==> flow/design.v <==
module cordic_pipelined #(
    parameter MODE                    = 0,      
    parameter STAGES                  = 16,
    parameter CORDIC_WIDTH            = 16,
    parameter CORDIC_INTERNAL_WIDTH   = 20,
    parameter SFIXED_ZERO             = 32'd0,
    parameter SFIXED_PI               = 32'h3243F6A8,
    parameter SFIXED_PI_OVER_2        = 32'h1921FB54,
    parameter SFIXED_TWO_PI           = 32'h6487ED51
)(
    input  wire                                clk,
    input  wire                                rst,
    input  wire                                valid_in,
    input  wire  signed [CORDIC_WIDTH-1:0]      x_in,
    input  wire  signed [CORDIC_WIDTH-1:0]      y_in,
    input  wire  signed [CORDIC_INTERNAL_WIDTH-1:0] z_in,
    output reg                                 valid_out,
    output wire signed [CORDIC_WIDTH-1:0]      x_out,
    output wire signed [CORDIC_WIDTH-1:0]      y_out,
    output wire signed [CORDIC_WIDTH-1:0]      z_out
);
    wire signed [31:0] ANGLES [0:31];
    assign ANGLES[0]  = 32'h0000C90F;
    assign ANGLES[1]  = 32'h000076B1;
    assign ANGLES[2]  = 32'h00003EB6;
    assign ANGLES[3]  = 32'h00001FD5;
    assign ANGLES[4]  = 32'h00000FFA;
	 assign ANGLES[5]  = 32'h000007FF;
    assign ANGLES[6]  = 32'h000003FF;
    assign ANGLES[7]  = 32'h000001FF;
    assign ANGLES[8]  = 32'h000000FF;
    assign ANGLES[9]  = 32'h0000007F;
    assign ANGLES[10] = 32'h0000003F;
    assign ANGLES[11] = 32'h0000001F;
	  assign ANGLES[12] = 32'h0000000F;
    assign ANGLES[13] = 32'h00000007;
    assign ANGLES[14] = 32'h00000003;
    assign ANGLES[15] = 32'h00000001;
    assign ANGLES[16] = 32'h00000000;
    assign ANGLES[17] = 32'h00000000;
    assign ANGLES[18] = 32'h00000000;
	  assign ANGLES[19] = 32'h00000000;
    assign ANGLES[20] = 32'h00000000;
    assign ANGLES[21] = 32'h00000000;
    assign ANGLES[22] = 32'h00000000;
    assign ANGLES[23] = 32'h00000000;
    assign ANGLES[24] = 32'h00000000;
    assign ANGLES[25] = 32'h00000000;
    assign ANGLES[26] = 32'h00000000;
    assign ANGLES[27] = 32'h00000000;
	  assign ANGLES[28] = 32'h00000000;
    assign ANGLES[29] = 32'h00000000;
    assign ANGLES[30] = 32'h00000000;
    assign ANGLES[31] = 32'h00000000;
	  reg signed [CORDIC_INTERNAL_WIDTH-1:0] x_pipe [0:STAGES];
    reg signed [CORDIC_INTERNAL_WIDTH-1:0] y_pipe [0:STAGES];
    reg signed [CORDIC_INTERNAL_WIDTH-1:0] z_pipe [0:STAGES];
    reg [1:0]  quadrant_stages [0:STAGES];
    reg        valid_pipe      [0:STAGES];
    reg signed [CORDIC_INTERNAL_WIDTH-1:0] x_corrected,y_corrected,z_wrapped;
    localparam [31:0] PI_SH         = SFIXED_PI        >> 12;
    localparam [31:0] PI_OVER_2_SH  = SFIXED_PI_OVER_2 >> 12;
    localparam [31:0] TWO_PI_SH     = SFIXED_TWO_PI    >> 12;
    localparam signed [CORDIC_INTERNAL_WIDTH-1:0] Z_ZERO      = 0;
    localparam signed [CORDIC_INTERNAL_WIDTH-1:0] Z_PI        = PI_SH[CORDIC_INTERNAL_WIDTH-1:0];
    localparam signed [CORDIC_INTERNAL_WIDTH-1:0] Z_PI_OVER_2 = PI_OVER_2_SH[CORDIC_INTERNAL_WIDTH-1:0];
    localparam signed [CORDIC_INTERNAL_WIDTH-1:0] Z_TWO_PI    = TWO_PI_SH[CORDIC_INTERNAL_WIDTH-1:0];
    always @(posedge clk) begin
      if (rst) begin
         x_pipe[0] <= 0; y_pipe[0] <= 0; z_pipe[0] <= 0;
         quadrant_stages[0] <= 2'b00;
         valid_pipe[0] <= 0;
      end else begin
         z_wrapped = z_in;
         if (z_wrapped >  Z_PI)   z_wrapped =  z_wrapped-Z_TWO_PI;
         else if (z_wrapped <= -Z_PI) z_wrapped =  z_wrapped+Z_TWO_PI;
         if((z_wrapped>=Z_ZERO)&&(z_wrapped<=Z_PI_OVER_2)) begin
            quadrant_stages[0]<=2'b00;  z_pipe[0]<=z_wrapped;
         end
			else if((z_wrapped>Z_PI_OVER_2)&&((z_wrapped<=Z_PI)||(z_wrapped>= -Z_PI_OVER_2))) begin
            quadrant_stages[0]<=2'b01;  z_pipe[0]<=Z_PI-z_wrapped;
         end
         else if((z_wrapped<Z_ZERO)&&(z_wrapped>=-Z_PI_OVER_2)) begin
            quadrant_stages[0]<=2'b11;  z_pipe[0]<= -z_wrapped;
         end
			else begin
            quadrant_stages[0]<=2'b10;  z_pipe[0]<= -(Z_PI+z_wrapped);
         end
         x_pipe[0] <= {{(CORDIC_INTERNAL_WIDTH-CORDIC_WIDTH){x_in[CORDIC_WIDTH-1]}},x_in};
         y_pipe[0] <= {{(CORDIC_INTERNAL_WIDTH-CORDIC_WIDTH){y_in[CORDIC_WIDTH-1]}},y_in};
         valid_pipe[0] <= valid_in;
      end
   end
   genvar i;
   generate
      for (i=0; i<STAGES; i=i+1) begin : STAGES_GEN
         reg signed [CORDIC_INTERNAL_WIDTH-1:0] angle, dx, dy;
         reg sigma;
         always @(posedge clk) begin
           angle = ANGLES[i];
           sigma = (MODE==0) ? z_pipe[i][CORDIC_INTERNAL_WIDTH-1] : y_pipe[i][CORDIC_INTERNAL_WIDTH-1];
            dx    = (y_pipe[i] >>> i);
            dy    = (x_pipe[i] >>> i);
            if (sigma==0) begin
               x_pipe[i+1] <= x_pipe[i] - dx;
               y_pipe[i+1] <= y_pipe[i] + dy;
               z_pipe[i+1] <= z_pipe[i] - angle;
            end else begin
              x_pipe[i+1] <= x_pipe[i] + dx;
               y_pipe[i+1] <= y_pipe[i] - dy;
               z_pipe[i+1] <= z_pipe[i] + angle;
            end
            valid_pipe[i+1]      <= rst ? 1'b0 : valid_pipe[i];
            quadrant_stages[i+1] <= quadrant_stages[i];
         end
      end
   endgenerate
	 always @(posedge clk) begin
      case(quadrant_stages[STAGES])
         2'b00:  begin x_corrected <=  x_pipe[STAGES]; y_corrected <= y_pipe[STAGES]; end
         2'b11:  begin x_corrected <=  x_pipe[STAGES]; y_corrected <= -y_pipe[STAGES];end
         default:begin x_corrected <= -x_pipe[STAGES]; y_corrected <=  y_pipe[STAGES];end
      endcase
      valid_out <= rst ? 1'b0 : valid_pipe[STAGES];
   end
   assign x_out = x_corrected[CORDIC_WIDTH-1:0];
   assign y_out = y_corrected[CORDIC_WIDTH-1:0];
   assign z_out = z_pipe[STAGES][CORDIC_WIDTH-1:0];
endmodule
module cordic_oscillator #(
    parameter SFIXED_WIDTH = 32,            
    parameter CORDIC_WIDTH = 16,            
    parameter SFIXED_TWO_PI = 32'h6487ED51,          
    parameter SFIXED_ZERO   = 32'd0,
    parameter CORDIC_GAIN   = 16'h26DD           
	 )(
    input  wire                      clk,
    input  wire                      rst,
    input  wire                      ce,
    input  wire signed [SFIXED_WIDTH-1:0] tuning_word,
    output wire signed [CORDIC_WIDTH-1:0] sin_out,
    output wire signed [CORDIC_WIDTH-1:0] cos_out,
    output wire                      valid_out
);
    reg signed [SFIXED_WIDTH-1:0] phase_acc;
    reg signed [SFIXED_WIDTH-1:0] next_phase;
    localparam signed [SFIXED_WIDTH-1:0] TWO_PI_S = SFIXED_TWO_PI;
    always @(posedge clk) begin
        if (rst) begin
            phase_acc <= {SFIXED_WIDTH{1'b0}};
        end
		  else if (ce) begin
            next_phase = phase_acc + tuning_word;
            if (next_phase >= TWO_PI_S)
                phase_acc <= next_phase - TWO_PI_S;
            else if (next_phase < 0)
                phase_acc <= next_phase + TWO_PI_S;
            else
                phase_acc <= next_phase;
        end
    end
    wire signed [CORDIC_WIDTH-1:0] x_fixed  = CORDIC_GAIN;   
    wire signed [CORDIC_WIDTH-1:0] y_fixed  = {CORDIC_WIDTH{1'b0}};
    wire signed [CORDIC_WIDTH-1:0] x_out;
    wire signed [CORDIC_WIDTH-1:0] y_out;
    wire        valid_pipe;
	 cordic_pipelined cordic_inst (
        .clk       (clk),
        .rst       (rst),
        .x_in      (x_fixed),
        .y_in      (y_fixed),
        .z_in      (phase_acc[31:12]),
        .x_out     (x_out),
        .y_out     (y_out),
        .z_out     (),           
        .valid_in  (1'b1),
        .valid_out (valid_pipe)
    );
    assign sin_out   = y_out;
    assign cos_out   = x_out;
    assign valid_out = valid_pipe;
endmodule
Ticket comment

======== From RTL to reports: cordic_oscillator ========
Module cordic_oscillator before and after one edit of its RTL, step after step.
Lines under "unedited" count in the file above, lines under "edited" in the edited file.
"difference": "edited" minus "unedited" as printed here. "rel. change": 100 x difference / "unedited".
The mark n/a stands for no value.
design
  top ..................................... cordic_oscillator
  clock port .............................. clk
  cell library ............................ sky130hd
  corner .................................. tt_025C_1v80

======== Edit of the RTL ========
The edit as a unified diff against the file above.
A script made this edit. It was not meant as an optimisation and need not keep what the design does.
begin of diff
@@ -138,5 +138,5 @@
     input  wire                      rst,
     input  wire                      ce,
-    input  wire signed [SFIXED_WIDTH-1:0] tuning_word,
+    input  wire signed [SFIXED_WIDTH-2:0] tuning_word,
     output wire signed [CORDIC_WIDTH-1:0] sin_out,
     output wire signed [CORDIC_WIDTH-1:0] cos_out,
end of diff

======== Elaborated design ========
Yosys after proc, flatten, opt, wreduce and memory -nomap, before mapping. Enables and synchronous resets that opt folds into registers are not counted as muxes. Print and check cells are not counted. Equal cells are merged and count once.
bit counts
  what                         unedited  edited  difference  rel. change (%)
  flip-flop bits (word level)  1076      1076    0           0.00
  input bits                   35        34      -1          -2.86
operators by class
  what                  unedited  edited  difference  rel. change (%)
  $add $sub $neg        102       102     0           0.00
  $lt $le $gt $ge       10        10      0           0.00
  equal/unequal tests   1         1       0           0.00
  multiplexer cells     60        60      0           0.00
  reduce/logical cells  8         8       0           0.00
operators by type and width
  operator                                                           unedited  edited  difference  rel. change (%)
  adder 32 bit                                                       1         0       -1          -100.00
  adder 32 x 31 -> 32 bit                                            0         1       +1          n/a
  2-to-1 mux 20 bit                                                  50        50      0           0.00
  2-to-1 mux 16 bit                                                  4         4       0           0.00
  adder 20 x 14 -> 20 bit                                            3         3       0           0.00
  logical AND 1 bit                                                  3         3       0           0.00
  2-to-1 mux 1 bit                                                   3         3       0           0.00
  subtractor 20 x 14 -> 20 bit                                       3         3       0           0.00
  adder 16 x 5 -> 16 bit                                             2         2       0           0.00
  adder 20 x 10 -> 20 bit                                            2         2       0           0.00
  adder 20 x 11 -> 20 bit                                            2         2       0           0.00
  adder 20 x 12 -> 20 bit                                            2         2       0           0.00
  adder 20 x 13 -> 20 bit                                            2         2       0           0.00
  adder 20 x 15 -> 20 bit                                            2         2       0           0.00
  adder 20 x 16 -> 20 bit                                            2         2       0           0.00
  adder 20 x 17 -> 20 bit                                            2         2       0           0.00
  adder 20 x 18 -> 20 bit                                            2         2       0           0.00
  adder 20 x 6 -> 20 bit                                             2         2       0           0.00
  adder 20 x 7 -> 20 bit                                             2         2       0           0.00
  adder 20 x 8 -> 20 bit                                             2         2       0           0.00
  adder 20 x 9 -> 20 bit                                             2         2       0           0.00
  less-or-equal comparator 20 x 19 -> 1 bit (second input constant)  2         2       0           0.00
  2-to-1 mux 32 bit                                                  2         2       0           0.00
  negation 16 bit                                                    2         2       0           0.00
  negation 20 bit                                                    2         2       0           0.00
  OR reduction 2 bit                                                 2         2       0           0.00
  subtractor 16 x 5 -> 16 bit                                        2         2       0           0.00
  subtractor 20 x 10 -> 20 bit                                       2         2       0           0.00
The list need not be complete.

======== Logic depth ========
Yosys ltp: most cells in a row. Word level: on the elaborated netlist, between registers, memories and ports. Mapped: between sequential cells and ports; inverters and the memories' decode and read muxes count.
logic depth
  what                           unedited  edited  difference  rel. change (%)
  depth after elaboration        9         9       0           0.00
  ABC_AREA                       0         0       n/a         n/a
  mapped depth                   18        18      0           0.00
  gate-level depth less buffers  18        18      0           0.00

======== After synthesis ========
The flow's flattened synthesis, as Yosys stat reports it; memories are mapped. The netlist is that of the ABC_AREA named above (0 if unset); the other value can give another one.
cells by type
  type                        unedited  edited  difference  rel. change (%)
  sky130_fd_sc_hd__nand3_1    150       226     +76         +50.67
  sky130_fd_sc_hd__nor2_1     729       803     +74         +10.15
  sky130_fd_sc_hd__a21o_1     230       169     -61         -26.52
  sky130_fd_sc_hd__a21oi_1    599       657     +58         +9.68
  sky130_fd_sc_hd__a211oi_1   114       67      -47         -41.23
  sky130_fd_sc_hd__inv_1      403       441     +38         +9.43
  sky130_fd_sc_hd__xor2_1     331       294     -37         -11.18
  sky130_fd_sc_hd__o211ai_1   41        76      +35         +85.37
  sky130_fd_sc_hd__and3_1     55        82      +27         +49.09
  sky130_fd_sc_hd__xnor2_1    704       726     +22         +3.12
  sky130_fd_sc_hd__o21bai_1   94        116     +22         +23.40
  sky130_fd_sc_hd__o21ai_0    445       424     -21         -4.72
  sky130_fd_sc_hd__o2111ai_1  26        47      +21         +80.77
  sky130_fd_sc_hd__and2_1     50        31      -19         -38.00
  sky130_fd_sc_hd__o31a_1     24        8       -16         -66.67
  sky130_fd_sc_hd__nand2_1    390       405     +15         +3.85
  sky130_fd_sc_hd__or4_1      28        13      -15         -53.57
  sky130_fd_sc_hd__o41a_1     16        1       -15         -93.75
The list need not be complete.
synthesis totals
  what                            unedited  edited   difference  rel. change (%)
  standard cells after synthesis  7932      8062     +130        +1.64
  mapped area (um^2)              68643.3   68926.1  +282.8      +0.41
  flip-flops                      1011      1011     0           0.00
  buffers                         135       138      +3          +2.22
The figures by module come from a second, unflattened synthesis with its own total; it is not the netlist above.
unflattened totals
  what                                     unedited  edited   difference  rel. change (%)
  cell total of the unflattened synthesis  8889      8889     0           0.00
  area (unflattened synthesis) (um^2)      75862.8   75862.8  0.0         0.00
Rows give one instance, submodules left out.
by module, unedited
  module             times used  cells  area (um^2)  seq. area (um^2)
  cordic_pipelined   1           8236   71128.2      21500.6
  cordic_oscillator  1           653    4734.5       640.6
by module, edited
  module             times used  cells  area (um^2)  seq. area (um^2)
  cordic_pipelined   1           8236   71128.2      21500.6
  cordic_oscillator  1           653    4734.5       640.6

======== Timing after synthesis ========
Path of least setup slack by OpenSTA after synthesis, without wires, with an ideal clock, recovery checks aside; 20% of the period is set as input and as output delay. Where synthesis merged equal registers, the netlist keeps one of their names.
timing after synthesis
  what                                 unedited                edited                  difference  rel. change (%)
  kind                                 in2reg                  in2reg                  n/a         n/a
  from                                 input (name not given)  input (name not given)  n/a         n/a
  to                                   register phase_acc[22]  register phase_acc[18]  n/a         n/a
  period (ns)                          5.5                     5.5                     0.0         0.00
  input delay (ns)                     1.100                   1.100                   0.000       0.00
  setup time (ns)                      0.129                   0.120                   -0.009      n/a
  time at the first pin (ns)           1.100                   1.100                   0.000       0.00
  arrival (ns)                         4.574                   4.517                   -0.057      -1.25
  required time (ns)                   5.371                   5.380                   +0.009      +0.17
  path slack (ns)                      0.798                   0.863                   +0.065      n/a
  path delay (ns)                      3.603                   3.537                   -0.066      -1.83
  stages on the path                   15                      15                      0           0.00
  period reached after synthesis (ns)  4.702                   4.637                   -0.065      -1.38
"path delay" is the arrival time less input delay plus setup time.
"stages on the path" counts driving pins, that of a launching flip-flop among them; a cell with two outputs on the path counts twice.
"period reached after synthesis" is the clock period less the worst setup slack; recovery checks do not enter. This is arithmetic on one report: input and output delays are still those of the set period (20% each).
Between the ends stands the longest chain of elaborated cells between them, by number of cells; it is not shown to be the way that was timed. Of several equally long chains one is given.
Each line given opens the expression or statement behind the cell; cells for indexed reads and writes are added by Yosys, which also makes memories of some case tables.
A register here has more assigning lines than the two given.
between the ends, after synthesis, unedited
  cells stage by stage .................... sky130_fd_sc_hd__ha_1 > sky130_fd_sc_hd__fa_1 > sky130_fd_sc_hd__a21oi_1 > sky130_fd_sc_hd__o2111ai_1 > sky130_fd_sc_hd__and3_1 > sky130_fd_sc_hd__o211ai_1 > sky130_fd_sc_hd__a31oi_2 > sky130_fd_sc_hd__a41oi_1 > sky130_fd_sc_hd__xnor2_1 > sky130_fd_sc_hd__or2_2 > sky130_fd_sc_hd__o311a_1 > sky130_fd_sc_hd__buf_2 > sky130_fd_sc_hd__a31oi_1 > sky130_fd_sc_hd__xor2_1 > sky130_fd_sc_hd__o21ai_0
  length of the longest elaborated chain .. 4
  elaborated cells between the ends (all ways) .. 7
  source lines of those cells ............. 5
  classes of those cells .................. 3 x add/sub; 2 x compare; 2 x mux
RTL lines, path after synthesis, unedited
  what                RTL line  text
  start: declaration  140
  adder 32 bit        153
  adder 32 bit        157       phase_acc <= next_phase + TWO_PI_S;
  2-to-1 mux 32 bit   156       else if (next_phase < 0)
  2-to-1 mux 32 bit   154       if (next_phase >= TWO_PI_S)
  end: assignment     155       phase_acc <= next_phase - TWO_PI_S;
  end: assignment     157
  end: declaration    145       reg signed [SFIXED_WIDTH-1:0] phase_acc;
between the ends, after synthesis, edited
  cells stage by stage .................... sky130_fd_sc_hd__ha_1 > sky130_fd_sc_hd__fa_1 > sky130_fd_sc_hd__a211oi_4 > sky130_fd_sc_hd__o211ai_2 > sky130_fd_sc_hd__a211oi_4 > sky130_fd_sc_hd__o21a_4 > sky130_fd_sc_hd__xnor2_2 > sky130_fd_sc_hd__nand3_1 > sky130_fd_sc_hd__or3_4 > sky130_fd_sc_hd__o21ai_2 > sky130_fd_sc_hd__o2bb2ai_2 > sky130_fd_sc_hd__buf_2 > sky130_fd_sc_hd__nand3_1 > sky130_fd_sc_hd__mux2i_1 > sky130_fd_sc_hd__a211o_1
  length of the longest elaborated chain .. 4
  elaborated cells between the ends (all ways) .. 7
  source lines of those cells ............. 5
  classes of those cells .................. 3 x add/sub; 2 x compare; 2 x mux
RTL lines, path after synthesis, edited
  what                     RTL line  text
  start: declaration       140
  adder 32 x 31 -> 32 bit  153
  adder 32 bit             157       phase_acc <= next_phase + TWO_PI_S;
  2-to-1 mux 32 bit        156       else if (next_phase < 0)
  2-to-1 mux 32 bit        154       if (next_phase >= TWO_PI_S)
  end: assignment          155       phase_acc <= next_phase - TWO_PI_S;
  end: assignment          157
  end: declaration         145       reg signed [SFIXED_WIDTH-1:0] phase_acc;

======== Path in the finished layout ========
Path of least setup slack in the final report of each run of pair A (OpenROAD, finished layout, wires in). Where an end is a register, its clock arrival counts in the times.
timing post-layout
  what                        unedited                            edited                  difference  rel. change (%)
  kind                        reg2reg                             in2reg                  n/a         n/a
  from                        register phase_acc[24]              input (name not given)  n/a         n/a
  to                          register cordic_inst.z_pipe[0][16]  register phase_acc[30]  n/a         n/a
  period (ns)                 5.08                                5.08                    0.00        0.00
  input delay (ns)            n/a                                 1.02                    n/a         n/a
  setup time (ns)             0.09                                0.08                    -0.01       n/a
  time at the first pin (ns)  0.75                                1.02                    +0.27       +36.00
  arrival (ns)                5.31                                5.31                    0.00        0.00
  required time (ns)          5.75                                5.73                    -0.02       -0.35
  path slack (ns)             0.43                                0.43                    0.00        n/a
  stages on the path          13                                  17                      +4          +30.77
Between the ends stands the longest chain of elaborated cells between them, by number of cells; it is not shown to be the way that was timed. Of several equally long chains one is given.
A register here has more assigning lines than the two given.
between the ends, post-layout, unedited
  cells stage by stage .................... sky130_fd_sc_hd__dfxtp_1 > sky130_fd_sc_hd__nand2b_1 > sky130_fd_sc_hd__nor4_4 > sky130_fd_sc_hd__and2_1 > sky130_fd_sc_hd__a211oi_1 > sky130_fd_sc_hd__and2_1 > sky130_fd_sc_hd__or4_1 > sky130_fd_sc_hd__nor4_2 > sky130_fd_sc_hd__nand3_1 > sky130_fd_sc_hd__a221oi_1 > sky130_fd_sc_hd__mux2i_1 > sky130_fd_sc_hd__xnor2_1 > sky130_fd_sc_hd__a211oi_1
  length of the longest elaborated chain .. 9
  elaborated cells between the ends (all ways) .. 24
  classes of those cells .................. 6 x add/sub; 8 x compare; 6 x mux; 4 x reduce/logical
RTL lines, path post-layout, unedited
  what                                       RTL line  text
  start: declaration                         145       reg signed [SFIXED_WIDTH-1:0] phase_acc;
  start: assignment                          155       phase_acc <= next_phase - TWO_PI_S;
  start: assignment                          157       phase_acc <= next_phase + TWO_PI_S;
  less-or-equal comparator 20 x 19 -> 1 bit  76        else if (z_wrapped <= -Z_PI) z_wrapped =  z_wrapped+Z_TWO_PI;
  2-to-1 mux 20 bit                          76
  2-to-1 mux 20 bit                          75        if (z_wrapped >  Z_PI)   z_wrapped =  z_wrapped-Z_TWO_PI;
  2-to-1 mux 20 bit                          69        if (rst) begin
  adder 19 x 20 -> 20 bit                    87        quadrant_stages[0]<=2'b10;  z_pipe[0]<= -(Z_PI+z_wrapped);
  negation 20 bit                            87
  2-to-1 mux 20 bit                          83        else if((z_wrapped<Z_ZERO)&&(z_wrapped>=-Z_PI_OVER_2)) begin
  2-to-1 mux 20 bit                          80        else if((z_wrapped>Z_PI_OVER_2)&&((z_wrapped<=Z_PI)||(z_wrapped>= -Z_PI_OVER_2))) begin
  2-to-1 mux 20 bit                          77        if((z_wrapped>=Z_ZERO)&&(z_wrapped<=Z_PI_OVER_2)) begin
  end: assignment                            78        quadrant_stages[0]<=2'b00;  z_pipe[0]<=z_wrapped;
  end: assignment                            81        quadrant_stages[0]<=2'b01;  z_pipe[0]<=Z_PI-z_wrapped;
  end: declaration                           57        reg signed [CORDIC_INTERNAL_WIDTH-1:0] z_pipe [0:STAGES];
between the ends, post-layout, edited
  cells stage by stage .................... sky130_fd_sc_hd__clkdlybuf4s50_1 > sky130_fd_sc_hd__ha_1 > sky130_fd_sc_hd__fa_1 > sky130_fd_sc_hd__a211oi_4 > sky130_fd_sc_hd__o21ai_0 > sky130_fd_sc_hd__a21oi_2 > sky130_fd_sc_hd__buf_4 > sky130_fd_sc_hd__xor2_1 > sky130_fd_sc_hd__o21ai_1 > sky130_fd_sc_hd__a211oi_1 > sky130_fd_sc_hd__buf_4 > sky130_fd_sc_hd__o2111ai_1 > sky130_fd_sc_hd__or4b_1 > sky130_fd_sc_hd__nand2_1 > sky130_fd_sc_hd__a211oi_1 > sky130_fd_sc_hd__nand2_1 > sky130_fd_sc_hd__a311oi_2
  length of the longest elaborated chain .. 4
  elaborated cells between the ends (all ways) .. 7
  source lines of those cells ............. 5
  classes of those cells .................. 3 x add/sub; 2 x compare; 2 x mux
RTL lines, path post-layout, edited
  what                     RTL line  text
  start: declaration       140
  adder 32 x 31 -> 32 bit  153
  adder 32 bit             157       phase_acc <= next_phase + TWO_PI_S;
  2-to-1 mux 32 bit        156       else if (next_phase < 0)
  2-to-1 mux 32 bit        154       if (next_phase >= TWO_PI_S)
  end: assignment          155       phase_acc <= next_phase - TWO_PI_S;
  end: assignment          157
  end: declaration         145       reg signed [SFIXED_WIDTH-1:0] phase_acc;

======== Measured runs ========
Runs of the flow (Yosys, OpenROAD) on both versions; the two runs of a pair have the same settings. The constraints put input and output delay at 20% of the set period each and load the outputs with 0.01 pF.
flow settings, pair A
  period_ns ............................... 5.08
  CAP_MARGIN .............................. 20
  CORE_MARGIN ............................. 2
  CORE_UTILIZATION ........................ 40
  SLEW_MARGIN ............................. 20
results, pair A
  what                                    unedited  edited    difference  rel. change (%)
  cell area after synthesis (um^2)        68643.3   68926.1   +282.8      +0.41
  overall die area (um^2)                 174937.0  175653.0  +716.0      +0.41
  standard-cell area after layout (um^2)  77635.7   77209.0   -426.7      -0.55
  setup slack of the worst path (ns)      0.431     0.428     -0.003      n/a
  total negative setup slack (ns)         0.000     0.000     0.000       n/a
  worst hold slack after layout (ns)      0.321     0.314     -0.007      n/a
  clock period reached (ns)               4.649     4.652     +0.003      +0.06
flow settings, pair B
  CELL_PAD_IN_SITES_GLOBAL_PLACEMENT ...... 1
  CORE_MARGIN ............................. 7
  CORE_UTILIZATION ........................ 57
  CTS_CLUSTER_DIAMETER .................... 214
  GPL_ROUTABILITY_DRIVEN .................. 1
  PLACE_DENSITY ........................... 0.71
  SETUP_SLACK_MARGIN ...................... 0.78
  SLEW_MARGIN ............................. 40
  period_ns ............................... 4.69
  CAP_MARGIN .............................. 20
results, pair B
  what                                    unedited  edited    difference  rel. change (%)
  cell area after synthesis (um^2)        68643.3   68926.1   +282.8      +0.41
  overall die area (um^2)                 130339.0  130856.0  +517.0      +0.40
  standard-cell area after layout (um^2)  80567.3   78859.4   -1707.9     -2.12
  setup slack of the worst path (ns)      0.745     0.716     -0.029      n/a
  total negative setup slack (ns)         0.000     0.000     0.000       n/a
  worst hold slack after layout (ns)      0.323     0.319     -0.004      n/a
  clock period reached (ns)               3.945     3.974     +0.029      +0.74
"clock period reached": clock period set for the run, less the worst setup slack. It is reckoned from that one timing run; input and output delays stay at 20% of the period that was set.
